==> flow/design.v <==
module fullAdder (a,b,cin,sum,ca); 
input a,b,cin;
output sum,ca;
assign sum = a ^ b ^ cin; 
assign ca= (a&b) | (a&cin) |(cin&b) ; 
endmodule
module fourBitAdder(a,b,cin,sum,ca);
input[3:0] a,b;
input [3:0]cin;
output [3:0] sum;
output [3:0]ca;
fullAdder FA_0(a[0],b[0],cin[0],sum[0],ca[0]);
fullAdder FA_1(a[1],b[1],cin[1],sum[1],ca[1]);
fullAdder FA_2(a[2],b[2],cin[2],sum[2],ca[2]);
fullAdder FA_3(a[3],b[3],cin[3],sum[3],ca[3]);
endmodule
module sixtBitAdder(a,b,cin,sum,ca);
input[15:0] a,b;
input [15:0]cin;
output[15:0] sum;
output [15:0]ca;
fourBitAdder FA_0(a[3:0],b[3:0],cin[3:0],sum[3:0],ca[3:0]);
fourBitAdder FA_1(a[7:4],b[7:4],cin[7:4],sum[7:4],ca[7:4]);
fourBitAdder FA_2(a[11:8],b[11:8],cin[11:8],sum[11:8],ca[11:8]);
fourBitAdder FA_3(a[15:12],b[15:12],cin[15:12],sum[15:12],ca[15:12]);
endmodule
module thirtBitAdder(a,b,cin,sum,ca);
input[31:0] a,b;
input [31:0]cin;
output[31:0] sum;
output [31:0]ca;
sixtBitAdder FA_0(a[15:0],b[15:0],cin[15:0],sum[15:0],ca[15:0]);
sixtBitAdder FA_1(a[31:16],b[31:16],cin[31:16],sum[31:16],ca[31:16]);
endmodule
module sixtyBitAdder(a,b,cin,sum,ca);
input [64:0] a,b;
input [64:0]cin;
output[64:0] sum;
output [64:0]ca;
assign ca[0]=1'b0;
assign sum[64:48]=17'b0;               
assign ca[64:49]=16'b0;
thirtBitAdder FA_0(a[31:0],b[31:0],cin[31:0],sum[31:0],ca[32:1]);
sixtBitAdder FA_1(a[47:32],b[47:32],cin[47:32],sum[47:32],ca[48:33]);
endmodule
module three_fa(sum,ca,a);
input [8:0][64:0]a;
output [2:0][64:0]sum,ca;
sixtyBitAdder a_0(a[0],a[1],a[2],sum[0],ca[0]);
sixtyBitAdder a_1(a[3],a[4],a[5],sum[1],ca[1]);
sixtyBitAdder a_2(a[6],a[7],a[8],sum[2],ca[2]);
endmodule
module three_fam(sum,ca,s,c);
input [4:0][64:0]s;
input [3:0][64:0]c;
output  [2:0][64:0]sum,ca;
sixtyBitAdder a_0(s[0],s[1],c[0],sum[0],ca[0]);
sixtyBitAdder a_1(c[1],s[2],c[2],sum[1],ca[1]);
sixtyBitAdder a_2(s[3],s[4],c[3],sum[2],ca[2]);
endmodule
module ppg(c,a,b);
input[31:0] a,b;
output reg[31:0][64:0] c;
reg [64:0] pp;
integer i,j;
always@(*)
begin
for(i=0;i<32;i+=1)
begin
pp=65'h0000_0000_0000_0000;
for(j=0;j<32;j+=1)
begin
pp[j+i]= a[j] & b[i];
end
c[i]=pp;
end
end
endmodule
module dff_lvl_1 (input [31:0][64:0]d,input [32:1]a2,input [32:1]b2,input [9:1]exp_c,input sign_c,input rst,input clk,output reg [31:0][64:0] q,output reg [74:1] comb);  
    always@(posedge clk )  
       if (!rst)  
       begin
          q <= 0;
          comb <= 0;
       end
       else  
       begin
          q <= d;
          comb[32:1] <= a2;
          comb[64:33] <= b2;
          comb[73:65] <= exp_c;
          comb[74] <= sign_c;  
       end
endmodule  
module dff_lvl_2 (input [9:0][64:0]d1,input [9:0][64:0]d2,input [74:1] comb,input rst,input clk,output reg [9:0][64:0] q1,output reg [9:0][64:0] q2,output reg [74:1] comb1);  
    always@(posedge clk )  
       if (!rst)  
       begin
          q1 <= 0; 
          q2 <= 0;
          comb1<=0; 
       end
       else  
       begin
          q1 <= d1;  
          q2 <= d2;
          comb1<=comb;
       end
endmodule  
module dff_lvl_3 (input [6:0][64:0]d1,input [6:0][64:0]d2,input [74:1] comb,input rst,input clk,output reg [6:0][64:0] q1,output reg [6:0][64:0] q2,output reg [74:1] comb1);  
    always@(posedge clk )  
       if (!rst)  
       begin
          q1 <= 0; 
          q2 <= 0; 
          comb1<=0; 
       end
       else  
       begin
          q1 <= d1;  
          q2 <= d2;
          comb1<=comb;
       end
endmodule  
module dff_lvl_4 (input [4:0][64:0]d1,input [4:0][64:0]d2,input [74:1] comb,input rst,input clk,output reg [4:0][64:0] q1,output reg [4:0][64:0] q2,output reg [74:1] comb1);  
    always@(posedge clk )  
       if (!rst)  
       begin
          q1 <= 0; 
          q2 <= 0; 
          comb1<=0; 
       end
       else  
       begin
          q1 <= d1;  
          q2 <= d2;
          comb1<=comb;
       end
endmodule  
module dff_lvl_5 (input [2:0][64:0]d1,input [2:0][64:0]d2,input [74:1] comb,input rst,input clk,output reg [2:0][64:0] q1,output reg [2:0][64:0] q2,output reg [74:1] comb1);  
    always@(posedge clk )  
       if (!rst)  
       begin
          q1 <= 0; 
          q2 <= 0; 
          comb1<=0; 
       end
       else  
       begin
          q1 <= d1;  
          q2 <= d2;
          comb1<=comb;
       end
endmodule  
module dff_lvl_6 (input [1:0][64:0]d1,input [1:0][64:0]d2,input [74:1] comb,input rst,input clk,output reg [1:0][64:0] q1,output reg [1:0][64:0] q2,output reg [74:1] comb1);  
    always@(posedge clk )  
       if (!rst)  
       begin
          q1 <= 0; 
          q2 <= 0; 
          comb1<=0; 
       end
       else  
       begin
          q1 <= d1;  
          q2 <= d2;
          comb1<=comb;
       end
endmodule  
module dff_lvl_7 (input [64:0]d1,input [64:0]d2,input [74:1] comb,input rst,input clk,output reg [64:0] q1,output reg [64:0] q2,output reg [74:1] comb1);  
    always@(posedge clk )  
       if (!rst)  
       begin
          q1 <= 0; 
          q2 <= 0;
          comb1<=0;  
       end
       else  
       begin
          q1 <= d1;  
          q2 <= d2;
          comb1<=comb;
       end
endmodule  
module kpga(x,ai,bi);
input ai,bi;
output reg[7:0] x;
always @(ai or bi)
if(ai==bi)
begin
if(ai==0)
x="k";
else
x="g";
end
else
x="p";
endmodule
module kpgga(x,ai,bi);
input [7:0] ai,bi;
output [7:0][7:0]x;
kpga kpg_0(x[0],ai[0],bi[0]);
kpga kpg_1(x[1],ai[1],bi[1]);
kpga kpg_2(x[2],ai[2],bi[2]);
kpga kpg_3(x[3],ai[3],bi[3]);
kpga kpg_4(x[4],ai[4],bi[4]);
kpga kpg_5(x[5],ai[5],bi[5]);
kpga kpg_6(x[6],ai[6],bi[6]);
kpga kpg_7(x[7],ai[7],bi[7]);
endmodule
module lvl #(parameter K=0) (y,x);
input [47:0][7:0]x;
output reg [47:0][7:0] y ;
integer i;
always@(*)
begin 
for(i=0;i<48;i=i+1)
begin
y[i]=x[i];
end 
for(i=47;(i-2**K)>=0;i=i-1)
begin 
if(y[i]=="k") 
begin
y[i]="k";
end 
else if(y[i]=="p")  
begin
if(y[i-2**K]=="k")
y[i]="k";
else if(y[i-2**K]=="p")
y[i]="p";
else
y[i]="g";
end
else  
begin
y[i]="g";
end 
end 
end 
endmodule
module dff_lvl (input [47:0][7:0]d,input [74:1] comb,input rst,input clk,output reg [47:0][7:0] q,output reg[47:0] wire1,output reg[47:0] wire2,input [47:0]a,input [47:0]b,output reg [74:1] comb1);  
    always@(posedge clk )  
       if (!rst)  
       begin
          q <= 0;
          wire1<=0;
          wire2<=0;  
          comb1<=0;
       end
       else  
       begin
          q <= d;  
          wire1<=a;
          wire2<=b;
          comb1<=comb;
       end
endmodule  
module dff (input [47:0]a,input [47:0]b,input [74:1] comb,input rst,input clk,output reg [47:0] c,output reg [47:0] d,output reg [74:1] comb1);  
    always @ (posedge clk )  
    begin
       if (!rst)  
       begin
         c <= 0; 
         d <= 0; 
         comb1<=0;
       end
       else  
       begin
          c <= a;
          d <= b;
          comb1<=comb;  
       end
    end
endmodule  
module ppca(y,x,comb,rst,clk,a,b,c,d,combn);
input [47:0][7:0]x;
input [47:0] a,b;
input [74:1] comb;
wire [47:0][7:0]reg1,reg2,reg3,reg4,reg5,reg6;
wire[47:0] wire6,wire7,wire8,wire9,wire10,wire11,wire12,wire13,wire14,wire15,wire16,wire17;
output  [47:0][7:0] y ;
output [47:0] c,d;
output [74:1] combn;
wire  [47:0][7:0] wire1,wire2,wire3,wire4,wire5,wire18 ;
wire [74:1] comb1,comb2,comb3,comb4,comb5,comb6;
input rst,clk;
dff_lvl c1(x,comb,rst,clk,reg1,wire6,wire7,a,b,comb1);  
lvl #(0) m1(wire1,reg1);
dff_lvl c2(wire1,comb1,rst,clk,reg2,wire8,wire9,wire6,wire7,comb2);  
lvl #(1) m2(wire2,reg2);
dff_lvl c3(wire2,comb2,rst,clk,reg3,wire10,wire11,wire8,wire9,comb3);  
lvl #(2) m3(wire3,reg3);
dff_lvl c4(wire3,comb3,rst,clk,reg4,wire12,wire13,wire10,wire11,comb4);  
lvl #(3) m4(wire4,reg4);
dff_lvl c5(wire4,comb4,rst,clk,reg5,wire14,wire15,wire12,wire13,comb5);  
lvl #(4) m5(wire5,reg5);
dff_lvl c6(wire5,comb5,rst,clk,reg6,wire16,wire17,wire14,wire15,comb6);  
lvl #(5) m6(wire18,reg6);
dff_lvl c7(wire18,comb6,rst,clk,y,c,d,wire16,wire17,combn);  
endmodule
module addera(si,a,b,xin,comb,clk,rst,comb2);
input [47:0] a,b;
input[7:0] xin;
wire [48:0][7:0]x;
integer i;
input clk,rst;
input [74:1] comb;
wire [47:0] c,d,e,f;
wire [47:0][7:0] y ;
  output reg[47:0] si;
wire [74:1] comb1;
output [74:1] comb2;
dff m1(a,b,comb,rst,clk,c,d,comb1);   
kpgga kpg_0(x[8:1],c[7:0],d[7:0]);
kpgga kpg_1(x[16:9],c[15:8],d[15:8]);
kpgga kpg_2(x[24:17],c[23:16],d[23:16]);
kpgga kpg_3(x[32:25],c[31:24],d[31:24]);
kpgga kpg_4(x[40:33],c[39:32],d[39:32]);
kpgga kpg_5(x[48:41],c[47:40],d[47:40]);
assign x[0]=xin;
ppca ppc_0(y[47:0],x[47:0],comb1,rst,clk,c,d,e,f,comb2);
always@(*)
begin
for(i=0;i<48;i=i+1)
begin
if(y[i]=="k")
si[i]=(e[i]^f[i])^0;
else
si[i]=(e[i]^f[i])^1;
end
end
endmodule
module wallace(c,a,b,a2,b2,exp_c,sign_c,clk,rst,a3,b3,exp_c3,sign_c3);
input [32:0] a,b;
output[64:0] c;
input [32:1] a2,b2;
output [32:1] a3,b3;
input sign_c;
output sign_c3;
input [9:1]exp_c;
output [9:1]exp_c3;
wire [74:1] comb1,comb2,comb3,comb4,comb5,comb6,comb7,comb8,comb9,comb10;
wire [7:0]xin;
input clk,rst;
assign xin="k";
wire [31:0][64:0] pp;
wire [31:0][64:0] pp_c;
ppg ppg_0(pp_c,a[31:0],b[31:0]);
dff_lvl_1 m1(pp_c,a2,b2,exp_c,sign_c,rst,clk,pp,comb1);  
wire  [9:0][64:0] sum_c,ca_c,sum,ca;
three_fa a_0(sum_c[2:0],ca_c[2:0],pp[8:0]);
three_fa a_1(sum_c[5:3],ca_c[5:3],pp[17:9]);
three_fa a_2(sum_c[8:6],ca_c[8:6],pp[26:18]);
sixtyBitAdder a_3(pp[27],pp[28],pp[29],sum_c[9],ca_c[9]);
dff_lvl_2 m2(sum_c,ca_c,comb1,rst,clk,sum,ca,comb2);  
wire [6:0][64:0] sum2_c,ca2_c,sum2,ca2;
three_fam a_4(sum2_c[2:0],ca2_c[2:0],sum[4:0],ca[3:0]);
three_fam a_5(sum2_c[5:3],ca2_c[5:3],ca[8:4],sum[8:5]);
sixtyBitAdder a_6(sum[9],ca[9],pp[30],sum2_c[6],ca2_c[6]);
dff_lvl_3 m3(sum2_c,ca2_c,comb2,rst,clk,sum2,ca2,comb3);  
wire [4:0][64:0] sum3_c,ca3_c,sum3,ca3;
three_fam a_7(sum3_c[2:0],ca3_c[2:0],sum2[4:0],ca2[3:0]);
sixtyBitAdder a_8(sum2[5],ca2[4],ca2[5],sum3_c[3],ca3_c[3]);
sixtyBitAdder a_9(sum2[6],ca2[6],pp[31],sum3_c[4],ca3_c[4]);
dff_lvl_4 m4(sum3_c,ca3_c,comb3,rst,clk,sum3,ca3,comb4);  
wire [2:0][64:0] sum4_c,ca4_c,sum4,ca4;
three_fam a_10(sum4_c[2:0],ca4_c[2:0],sum3[4:0],ca3[3:0]);
dff_lvl_5 m5(sum4_c,ca4_c,comb4,rst,clk,sum4,ca4,comb5);  
wire [1:0][64:0] sum5_c,ca5_c,sum5,ca5;
sixtyBitAdder a_11(sum4[0],sum4[1],ca4[0],sum5_c[0],ca5_c[0]);
sixtyBitAdder a_12(sum4[2],ca4[1],ca4[2],sum5_c[1],ca5_c[1]);
dff_lvl_6 m6(sum5_c,ca5_c,comb5,rst,clk,sum5,ca5,comb6);  
wire [64:0] sum6_c,ca6_c,sum6,ca6;
sixtyBitAdder a_13(sum5[0],sum5[1],ca5[0],sum6_c,ca6_c);
dff_lvl_7 m7(sum6_c,ca6_c,comb6,rst,clk,sum6,ca6,comb7);  
wire [64:0] sum7_c,ca7_c,sum7,ca7;
reg [64:0] ca5_d;                   
always@(posedge clk)
    if (!rst)
        ca5_d <= 0;
    else
        ca5_d <= ca5[1];
sixtyBitAdder a_14(sum6,ca5_d,ca6,sum7_c,ca7_c);
dff_lvl_7 m8(sum7_c,ca7_c,comb7,rst,clk,sum7,ca7,comb8);  
wire [64:0] sum8_c,ca8_c,sum8,ca8;
sixtyBitAdder a_15(sum7,ca3[4],ca7,sum8_c,ca8_c);
dff_lvl_7 m9(sum8_c,ca8_c,comb8,rst,clk,sum8,ca8,comb9); 
addera a_16(c[47:0],sum8[47:0],ca8[47:0],xin,comb9,clk,rst,comb10);
assign a3=comb10[32:1];
assign b3=comb10[64:33];
assign exp_c3=comb10[73:65];
assign sign_c3=comb10[74];
assign c[64:48]=0;                   
endmodule
module getval(
    input [32:1] a,
    input [32:1] b,
    output reg [32:1] man_a,
    output reg [32:1] man_b,
    output reg [8:1] exp_a,
    output reg [8:1] exp_b,
    output reg sign_a,
    output reg sign_b
);
always@(*)begin
    man_a={32'b0};
    man_b={32'b0};
    man_a [23:1] = a[23:1];
    man_b [23:1] = b[23:1];
    exp_a =a[31:24];
    exp_b =b[31:24];
    sign_a =a[32];
    sign_b =b[32];
    man_a[24]=1'b1;  
    man_b[24]=1'b1;  
    end
endmodule
module mux21(input [9:1] exp_c,input [32:1] a,input [32:1] b,output [9:1] exp_cs);
wire [9:1]exp_c2,sel;
wire s;
assign exp_c2=9'b1111_1111_1;
wire [9:1]t1,t2,t3;
assign s=((exp_c>255) ||(a[31:24]==255) ||(b[31:24]==255) );
assign sel={8{s}};
assign t1=exp_c2 & sel;
assign t2=exp_c & (~sel);
assign t3=t1|t2;
assign exp_cs=t3;
endmodule
module mux22(input ch,input [9:1]exp_c,output [9:1] exp_cs);
assign exp_cs=exp_c+ch;
endmodule
module mux23(input [65:1] man_c,input [32:1] a,input [32:1] b,output [65:1] man_cs);
wire [65:1]t1,t2,t3,t4,t5,t6,sel,sel2,man_c2,man_c3;
wire s,s2;
assign s=(a[23:1]!=0 || b[23:1]!=0);
assign sel={65{s}};
assign man_c2=65'h0000_0010_0000_0000;
assign man_c3={65{1'b0}};
assign t1=sel &man_c2;
assign t2=man_c3 & (~sel);
assign t3=t1|t2;
assign s2=( ((a[31:24]==255 && a[23:1]!=0) || (b[31:24]==255 && b[23:1]!=0)) || ((a[31:24]==255 && a[23:1]==0) || (b[31:24]==255 && b[23:1]==0)) );
assign sel2={65{s2}};
assign t4=sel2 & t3;
assign t5=man_c &(~sel2);
assign t6=t4 | t5;
assign man_cs=t6;
endmodule
module mux24(input ch,input [65:1] man_cs,input [9:1]exp_cs,input [32:1] a,input [32:1] b,output [31:1] c);
wire [65:1]t1,t2,t3,sel,man_c2,man_c3;
reg [65:1] t7;
wire s;
assign s=(a[31:1]==0 || b[31:1]==0);
assign sel={65{s}};
assign man_c2=man_cs;
assign man_c3={65{1'b0}};
assign t1=man_c3 & sel;
assign t2=man_c2 & (~sel);
assign t3=t1|t2;
wire [9:1] t4,t5,t6,sel2,exp_c2,exp_c3;
assign sel2={9{s}};
assign exp_c2={9{1'b0}};
assign exp_c3=exp_cs;
assign t4= exp_c2 & sel2;
assign t5= exp_c3 & (~sel2);
assign t6=t4|t5;
always@(*)
if(ch==1'b1)
t7[47:25]=t3[47:25];
else
t7[47:25]=t3[46:24];
assign c[23:1]=t7[47:25];
assign c[31:24] =t6[8:1];
endmodule
module dff_lvl_p2 (input [31:0]a1,input [31:0]a2,input [32:0]d1,input [32:0]d2,input [7:0]d3,input [7:0]d4,input d5,input d6,input rst,input clk,output reg [31:0] b1,output reg [31:0] b2,output reg [32:0] q1,output reg [32:0] q2,output reg [7:0] q3,output reg [7:0] q4,output reg q5,output reg q6);  
     always@(posedge clk )  
       if (!rst)  
       begin
          q1 <= 0;
          q2 <= 0;
          q3 <= 0;
          q4 <= 0;
          q5 <= 0;
          q6 <= 0;
          b1 <= 0;
          b2 <= 0; 
       end
       else  
       begin
          q1 <= d1;
          q2 <= d2;
          q3 <= d3;
          q4 <= d4;
          q5 <= d5;
          q6 <= d6;
          b1 <= a1;
          b2 <= a2;  
       end
endmodule  
module dff_lvl_p1 (input [32:1]a,input [32:1]b,input rst,input clk,output reg [31:0] c,output reg [31:0] d);  
    always@(posedge clk )  
       if (!rst)  
       begin
          c <= 0; 
          d <= 0; 
       end
       else  
       begin
          c <= a;  
          d <= b;
       end
endmodule 
module dff_lvl_p3 (input a,input [8:1]b,input [32:1]c,input rst,input clk,output reg [31:0] q);  
    always@(posedge clk )  
       if (!rst)  
       begin
          q <= 0; 
       end
       else  
       begin
          q[31]<=a;
          q[30:23]<=b;
          q[22:0]<=c[23:1];
       end
endmodule  
module fpm(
    input [32:1] a,
    input [32:1] b,
    input clk,
    input rst,
    input in_valid,
    output  [32:1] c,
    output out_valid
    );
wire [33:1] w_MAN_a,w_MAN_a2;         
wire [33:1] w_MAN_b,w_MAN_b2;         
wire [8:1] exp_a,exp_b,exp_a2,exp_b2;        
wire [32:1] a1,b1,a2,b2,a3,b3;      
wire sign_a,sign_b,sign_a2,sign_b2;          
reg sign_c;
wire sign_c3;                                
reg [9:1] r_EXP_c;
wire [9:1] w_EXP_c3;                         
wire [9:1] w_EXP_cs;
wire [9:1] w_EXP_cs2;
wire [65:1] w_MAN_c;                         
wire [65:1] w_MAN_cs;
assign w_MAN_a[33]=1'b0;
assign w_MAN_b[33]=1'b0;
reg [19:1] r_VALID;
always@(posedge clk)
    if (!rst)
        r_VALID <= 0;
    else
        r_VALID <= {r_VALID[18:1],in_valid};
assign out_valid=r_VALID[19];
dff_lvl_p1 p1(a,b,rst,clk,a1,b1);
getval m0(a1,b1,w_MAN_a[32:1],w_MAN_b[32:1],exp_a,exp_b,sign_a,sign_b);           
dff_lvl_p2 p2(a1,b1,w_MAN_a,w_MAN_b,exp_a,exp_b,sign_a,sign_b,rst,clk,a2,b2,w_MAN_a2,w_MAN_b2,exp_a2,exp_b2,sign_a2,sign_b2);
always@(*)
begin
    sign_c=sign_a2^sign_b2;
    r_EXP_c=exp_a2+exp_b2-127;
end
wallace m1(w_MAN_c,w_MAN_a2,w_MAN_b2,a2,b2,r_EXP_c,sign_c,clk,rst ,a3,b3,w_EXP_c3,sign_c3 );                                              
    mux22 m2(w_MAN_c[48],w_EXP_c3,w_EXP_cs);             
    mux21 m3(w_EXP_cs,a3,b3,w_EXP_cs2);                  
    mux23 m4(w_MAN_c,a3,b3,w_MAN_cs);                    
    mux24 m5(w_MAN_c[48],w_MAN_cs,w_EXP_cs2,a3,b3,c[31:1]);    
assign c[32]=sign_c3;
endmodule
Lab notebook: fpm

## Step by step through the tools: fpm

Tool output for the design above before and after an edit, in the order of the flow.
"before" refers to lines of the RTL above, "after" to lines of the edited file.
"difference": "after" minus "before" as printed here. "rel. change": 100 x difference / "before".
Operators: Yosys type, input widths -> output width; for muxes data width and select width s.
Library cell names are shortened.
A cell with n/a has no value.

| design | value |
|---|---|
| design top | fpm |
| clock | clk |
| cell library | sky130hd |
| corner | tt_025C_1v80 |

## Edit of the RTL

The edit as a unified diff against the file above.
This change comes from a script, not from a designer. The edited design behaves differently; no optimisation was intended.

```diff
@@ -503,10 +503,4 @@
 module dff_lvl_p1 (input [32:1]a,input [32:1]b,input rst,input clk,output reg [31:0] c,output reg [31:0] d);  
     always@(posedge clk )  
-       if (!rst)  
-       begin
-          c <= 0; 
-          d <= 0; 
-       end
-       else  
        begin
           c <= a;  
```

## After elaboration

Source: Yosys, flattened and elaborated, memories not mapped. Widths are those after wreduce. Registers that Yosys merges into a memory's read port (data or address) are not register bits. Print and check cells do not count.

Word-level totals:

| item | before | after | difference | rel. change (%) |
|---|---|---|---|---|
| flip-flop bits (word level) | 6543 | 6543 | 0 | 0.00 |
| input port bits | 67 | 67 | 0 | 0.00 |
| output and inout bits | 33 | 33 | 0 | 0.00 |
| elaborated cells | 7221 | 7221 | 0 | 0.00 |

Cells by class:

| item | before | after | difference | rel. change (%) |
|---|---|---|---|---|
| $add $sub $neg | 3 | 3 | 0 | 0.00 |
| magnitude comparators | 1 | 1 | 0 | 0.00 |
| eq/ne operators | 585 | 585 | 0 | 0.00 |
| multiplexer cells | 996 | 996 | 0 | 0.00 |
| bitwise operators | 4650 | 4650 | 0 | 0.00 |
| reduce/logical cells | 467 | 467 | 0 | 0.00 |

Operators with widths:

| cell | before | after | difference | rel. change (%) |
|---|---|---|---|---|
| $and 1x1->1 | 2225 | 2225 | 0 | 0.00 |
| $xor 1x1->1 | 1204 | 1204 | 0 | 0.00 |
| $or 1x1->1 | 974 | 974 | 0 | 0.00 |
| $mux 4 | 722 | 722 | 0 | 0.00 |
| $eq 7x7->1 const B | 356 | 356 | 0 | 0.00 |
| $not 1->1 | 236 | 236 | 0 | 0.00 |
| $mux 5 | 225 | 225 | 0 | 0.00 |
| $reduce_or 2->1 | 225 | 225 | 0 | 0.00 |
| $reduce_or 4->1 | 178 | 178 | 0 | 0.00 |
| $eq 8x7->1 const B | 94 | 94 | 0 | 0.00 |
| $eq 6x6->1 const B | 88 | 88 | 0 | 0.00 |
| $mux 1 | 48 | 48 | 0 | 0.00 |
| $reduce_and 2->1 | 47 | 47 | 0 | 0.00 |
| $eq 1x1->1 | 38 | 38 | 0 | 0.00 |
| $eq 5x5->1 const B | 7 | 7 | 0 | 0.00 |
| $logic_or 1x1->1 | 7 | 7 | 0 | 0.00 |
| $logic_and 1x1->1 | 4 | 4 | 0 | 0.00 |
| $and 47x47->47 | 2 | 2 | 0 | 0.00 |
| $and 8x8->8 | 2 | 2 | 0 | 0.00 |
| $eq 8x8->1 const B | 2 | 2 | 0 | 0.00 |
| $logic_not 23->1 | 2 | 2 | 0 | 0.00 |
| $logic_not 31->1 | 2 | 2 | 0 | 0.00 |
| $not 47->47 | 2 | 2 | 0 | 0.00 |
| $not 8->8 | 2 | 2 | 0 | 0.00 |
| $reduce_bool 23->1 | 2 | 2 | 0 | 0.00 |
| $add 8x8->9 | 1 | 1 | 0 | 0.00 |
| $add 9x1->9 | 1 | 1 | 0 | 0.00 |
| $and 47x37->47 | 1 | 1 | 0 | 0.00 |

The list need not be complete.

## Logic depth

Depth = most cells in a row (Yosys ltp): at word level without a register or memory, in the mapped netlist without a sequential cell, where the memories' decode and read muxes count.

Depth:

| item | before | after | difference | rel. change (%) |
|---|---|---|---|---|
| depth in word-level cells | 11 | 11 | 0 | 0.00 |
| ABC_AREA | 0 | 0 | n/a | n/a |
| gate-level depth with buffers | 11 | 13 | +2 | +18.18 |
| depth with buffers taken out | 10 | 10 | 0 | 0.00 |

## Netlist

Source: synth_stat.txt of the flow (Yosys; design flattened, memories mapped). It holds for the ABC_AREA given above (unset counts as 0); a run with the other value may have another netlist.

Cell types:

| cell | before | after | difference | rel. change (%) |
|---|---|---|---|---|
| and2_1 | 3590 | 3520 | -70 | -1.95 |
| nor2_1 | 598 | 623 | +25 | +4.18 |
| clkbuf_1 | 653 | 638 | -15 | -2.30 |
| and3_1 | 706 | 695 | -11 | -1.56 |
| nor4b_1 | 26 | 17 | -9 | -34.62 |
| nor4b_2 | 17 | 26 | +9 | +52.94 |
| nor4bb_1 | 15 | 24 | +9 | +60.00 |
| nor2b_1 | 116 | 108 | -8 | -6.90 |
| or2_2 | 16 | 8 | -8 | -50.00 |
| and4b_1 | 12 | 20 | +8 | +66.67 |
| nand2_1 | 380 | 387 | +7 | +1.84 |
| a21oi_1 | 262 | 256 | -6 | -2.29 |
| nor3_1 | 223 | 218 | -5 | -2.24 |
| o21ai_0 | 60 | 65 | +5 | +8.33 |
| a211oi_1 | 28 | 23 | -5 | -17.86 |
| buf_1 | 15 | 10 | -5 | -33.33 |
| nand4b_1 | 78 | 74 | -4 | -5.13 |
| a31oi_1 | 33 | 29 | -4 | -12.12 |

The list need not be complete.

Synthesis totals:

| item | before | after | difference | rel. change (%) |
|---|---|---|---|---|
| cell count | 13206 | 13134 | -72 | -0.55 |
| cell area after synthesis (um^2) | 154989.9 | 154659.6 | -330.3 | -0.21 |
| sequential part of the area (um^2) | 99275.2 | 99275.2 | 0.0 | 0.00 |
| flip-flop cells | 4959 | 4959 | 0 | 0.00 |
| buffers | 691 | 679 | -12 | -1.74 |

By module: a second synthesis without flattening, with its own total; a netlist apart from the flattened one above.

Second synthesis, totals:

| item | before | after | difference | rel. change (%) |
|---|---|---|---|---|
| cell total of the unflattened synthesis | 33226 | 33156 | -70 | -0.21 |
| area total of the unflattened synthesis (um^2) | 390175.5 | 389665.0 | -510.5 | -0.13 |

Each row is one instance without its submodules.

By module, before:

| module | instances | cells | area (um^2) | seq. area (um^2) |
|---|---|---|---|---|
| dff_lvl | 7 | 1169 | 15205.8 | 11090.6 |
| dff_lvl_1 | 1 | 4547 | 57801.7 | 43121.4 |
| dff_lvl_2 | 1 | 2900 | 36801.5 | 27506.4 |
| fullAdder | 1440 | 1 | 20.0 | 0.0 |
| dff_lvl_3 | 1 | 2077 | 26392.8 | 19698.9 |
| dff_lvl_4 | 1 | 1528 | 19653.8 | 14493.9 |
| dff_lvl_7 | 3 | 430 | 5582.9 | 4083.9 |
| ppg | 1 | 2273 | 15338.5 | 0.0 |
| dff_lvl_5 | 1 | 979 | 12456.9 | 9288.9 |
| dff_lvl_6 | 1 | 705 | 9156.3 | 6686.4 |
| sixtyBitAdder | 30 | 35 | 259.0 | 0.0 |
| lvl (K=0) | 1 | 756 | 5957.0 | 0.0 |
| lvl (K=1) | 1 | 745 | 5662.9 | 0.0 |
| lvl (K=2) | 1 | 725 | 5416.4 | 0.0 |

before: Further modules, not shown: 22.

By module, after:

| module | instances | cells | area (um^2) | seq. area (um^2) |
|---|---|---|---|---|
| dff_lvl | 7 | 1169 | 15205.8 | 11090.6 |
| dff_lvl_1 | 1 | 4547 | 57801.7 | 43121.4 |
| dff_lvl_2 | 1 | 2900 | 36801.5 | 27506.4 |
| fullAdder | 1440 | 1 | 20.0 | 0.0 |
| dff_lvl_3 | 1 | 2077 | 26392.8 | 19698.9 |
| dff_lvl_4 | 1 | 1528 | 19653.8 | 14493.9 |
| dff_lvl_7 | 3 | 430 | 5582.9 | 4083.9 |
| ppg | 1 | 2273 | 15338.5 | 0.0 |
| dff_lvl_5 | 1 | 979 | 12456.9 | 9288.9 |
| dff_lvl_6 | 1 | 705 | 9156.3 | 6686.4 |
| sixtyBitAdder | 30 | 35 | 259.0 | 0.0 |
| lvl (K=0) | 1 | 756 | 5957.0 | 0.0 |
| lvl (K=1) | 1 | 745 | 5662.9 | 0.0 |
| lvl (K=2) | 1 | 725 | 5416.4 | 0.0 |

after: Further modules, not shown: 22.

## Path before layout

Path of least setup slack by OpenSTA after synthesis, without wires, with an ideal clock, recovery checks aside; 20% of the period is set as input and as output delay. Where synthesis merged equal registers, the netlist keeps one of their names.

Path post-synthesis:

| item | before | after | difference | rel. change (%) |
|---|---|---|---|---|
| path type | reg2out | reg2out | n/a | n/a |
| start point | register (name not given) | register (name not given) | n/a | n/a |
| end point | output port c[29] | output port c[24] | n/a | n/a |
| clock period (ps) | 5000 | 5000 | 0 | 0.00 |
| output delay (ps) | 1000 | 1000 | 0 | 0.00 |
| launch time at the first pin (ps) | 0 | 0 | 0 | n/a |
| arrival (ps) | 2550 | 2842 | +292 | +11.45 |
| required time (ps) | 4000 | 4000 | 0 | 0.00 |
| setup slack (ps) | 1450 | 1158 | -292 | n/a |
| path delay (ps) | 2550 | 2842 | +292 | +11.45 |
| stages on the path | 12 | 14 | +2 | +16.67 |
| buffers on the path | 3 | 3 | 0 | 0.00 |
| period reached after synthesis (ps) | 3550 | 3842 | +292 | +8.23 |

"path delay" is the arrival time less input delay plus setup time.
A path that ends at an output port has no setup time.
"stages on the path" counts driving pins, that of a launching flip-flop among them; a cell with two outputs on the path counts twice.
"period reached after synthesis" is the clock period less the worst setup slack; recovery checks do not enter. This is arithmetic on one report: input and output delays are still those of the set period (20% each).

| on the way, post-synthesis, before | value |
|---|---|
| cells stage by stage | dfxtp_1 > buf_2 > buf_2 > nand3b_1 > xnor2_2 > inv_1 > clkbuf_1 > ha_1 > ha_1 > nand3_1 > xor2_1 > a31oi_1 |

RTL lines, path post-synthesis, before:

| item | RTL line | source |
|---|---|---|
| end, declared | 535 | `output  [32:1] c,` |

before: No chain of elaborated cells between the ends is given.

| on the way, post-synthesis, after | value |
|---|---|
| cells stage by stage | dfxtp_1 > buf_4 > buf_4 > nand3b_1 > xnor2_2 > inv_1 > clkbuf_1 > ha_1 > ha_1 > nand2_1 > nor3_1 > xor2_1 > nor3_1 > a21oi_1 |

RTL lines, path post-synthesis, after:

| item | RTL line | source |
|---|---|---|
| end, declared | 529 | `output  [32:1] c,` |

after: No chain of elaborated cells between the ends is given.

## Path in the finished layout

From the final timing report of each run of set A: the path of least setup slack in the routed layout; clock arrival at registers is part of the times.
The path's times are printed in steps of 10 ps; the period is the one set.

Path after layout:

| item | before | after | difference | rel. change (%) |
|---|---|---|---|---|
| path type | reg2out | reg2out | n/a | n/a |
| start point | register m1.a_16.ppc_0.c7.comb1[46] | register m1.a_16.ppc_0.c7.comb1[23] | n/a | n/a |
| end point | output port c[13] | output port c[14] | n/a | n/a |
| clock period (ps) | 5000 | 5000 | 0 | 0.00 |
| output delay (ps) | 1000 | 1000 | 0 | 0.00 |
| launch time at the first pin (ps) | 950 | 930 | -20 | -2.11 |
| arrival (ps) | 3790 | 3760 | -30 | -0.79 |
| required time (ps) | 4000 | 4000 | 0 | 0.00 |
| setup slack (ps) | 210 | 240 | +30 | n/a |
| stages on the path | 7 | 7 | 0 | 0.00 |
| buffers on the path | 1 | 1 | 0 | 0.00 |

Between the ends stands the longest chain of elaborated cells between them, by number of cells; it is not shown to be the way that was timed. Of several equally long chains one is given.
Each line given opens the expression or statement behind the cell; cells for indexed reads and writes are added by Yosys, which also makes memories of some case tables.

| on the way, after layout, before | value |
|---|---|
| cells stage by stage | dfxtp_1 > nor4_1 > nand4_1 > or4_1 > nand3_4 > o32ai_1 > clkdlybuf4s50_1 |
| length of the longest elaborated chain | 9 |
| elaborated cells between the ends (all ways) | 17 |
| those cells by class | mux (1); logic (6); reduce/logical (10) |

RTL lines, path after layout, before:

| item | RTL line | source |
|---|---|---|
| start, declared | 243 | `module dff_lvl (input [47:0][7:0]d,input [74:1] comb,input rst,input clk,output reg [47:0][7:0] q,output reg[4 ...` |
| start, assigned | 250 | `comb1<=0;` |
| start, assigned | 257 | `comb1<=comb;` |
| $reduce_bool 23->1 | 445 | `assign s2=( ((a[31:24]==255 && a[23:1]!=0) \|\| (b[31:24]==255 && b[23:1]!=0)) \|\| ((a[31:24]==255 && a[23:1]==0) ...` |
| $logic_and 1x1->1 | 445 |  |
| $logic_or 1x1->1 (2 in a row) | 445 |  |
| $not 47->47 | 448 | `assign t5=man_c &(~sel2);` |
| $and 47x47->47 | 448 |  |
| $or 47x47->47 | 449 | `assign t6=t4 \| t5;` |
| $and 47x47->47 | 461 | `assign t2=man_c2 & (~sel);` |
| $mux 23 | 471 | `if(ch==1'b1)` |
| end, declared | 535 | `output  [32:1] c,` |

| on the way, after layout, after | value |
|---|---|
| cells stage by stage | dfxtp_1 > nor4_1 > nand4_1 > or4_4 > nand3_4 > o32ai_1 > clkdlybuf4s50_1 |
| length of the longest elaborated chain | 9 |
| elaborated cells between the ends (all ways) | 17 |
| those cells by class | mux (1); logic (6); reduce/logical (10) |

RTL lines, path after layout, after:

| item | RTL line | source |
|---|---|---|
| start, declared | 243 | `module dff_lvl (input [47:0][7:0]d,input [74:1] comb,input rst,input clk,output reg [47:0][7:0] q,output reg[4 ...` |
| start, assigned | 250 | `comb1<=0;` |
| start, assigned | 257 | `comb1<=comb;` |
| $reduce_bool 23->1 | 445 | `assign s2=( ((a[31:24]==255 && a[23:1]!=0) \|\| (b[31:24]==255 && b[23:1]!=0)) \|\| ((a[31:24]==255 && a[23:1]==0) ...` |
| $logic_and 1x1->1 | 445 |  |
| $logic_or 1x1->1 (2 in a row) | 445 |  |
| $not 47->47 | 448 | `assign t5=man_c &(~sel2);` |
| $and 47x47->47 | 448 |  |
| $or 47x47->47 | 449 | `assign t6=t4 \| t5;` |
| $and 47x47->47 | 461 | `assign t2=man_c2 & (~sel);` |
| $mux 23 | 471 | `if(ch==1'b1)` |
| end, declared | 529 | `output  [32:1] c,` |

## Layout results

Runs of the flow (Yosys, OpenROAD) on both versions; the two runs of a pair have the same settings. The constraints put input and output delay at 20% of the set period each and load the outputs with 0.01 pF.

| flow settings, set A | value |
|---|---|
| CORE_UTILIZATION | 35 |
| period_ns | 5.0 |
| CAP_MARGIN | 20 |
| CORE_MARGIN | 2 |
| SLEW_MARGIN | 20 |

Measured results, set A:

| item | before | after | difference | rel. change (%) |
|---|---|---|---|---|
| synthesized cell area (um^2) | 154989.9 | 154659.6 | -330.3 | -0.21 |
| area inside the die boundary (um^2) | 448170.0 | 447220.0 | -950.0 | -0.21 |
| utilization (%) | 40.3 | 40.3 | 0.0 | n/a |
| worst setup slack after layout (ps) | 209 | 237 | +28 | n/a |
| final worst hold slack (ps) | 383 | 392 | +9 | n/a |
| overall power (mW) | 77.147 | 77.918 | +0.771 | +1.00 |

| flow settings, set B | value |
|---|---|
| CELL_PAD_IN_SITES_DETAIL_PLACEMENT | 0 |
| CELL_PAD_IN_SITES_GLOBAL_PLACEMENT | 2 |
| CORE_UTILIZATION | 26 |
| CTS_CLUSTER_DIAMETER | 178 |
| CTS_CLUSTER_SIZE | 96 |
| GPL_ROUTABILITY_DRIVEN | 1 |
| GPL_TIMING_DRIVEN | 1 |
| HOLD_SLACK_MARGIN | 0.21 |
| PLACE_DENSITY_LB_ADDON | 0.26 |
| SETUP_SLACK_MARGIN | 0.02 |
| SLEW_MARGIN | 5 |
| period_ns | 4.14 |
| CAP_MARGIN | 20 |
| CORE_MARGIN | 2 |

Measured results, set B:

| item | before | after | difference | rel. change (%) |
|---|---|---|---|---|
| synthesized cell area (um^2) | 154989.9 | 154659.6 | -330.3 | -0.21 |
| area inside the die boundary (um^2) | 602308.0 | 601028.0 | -1280.0 | -0.21 |
| utilization (%) | 28.2 | 28.2 | 0.0 | n/a |
| worst setup slack after layout (ps) | -310 | -333 | -23 | n/a |
| final worst hold slack (ps) | 294 | 328 | +34 | n/a |
| overall power (mW) | 67.408 | 68.288 | +0.880 | +1.31 |

"overall power" rests on the timing tool's default activity at the inputs, not on a simulated workload.
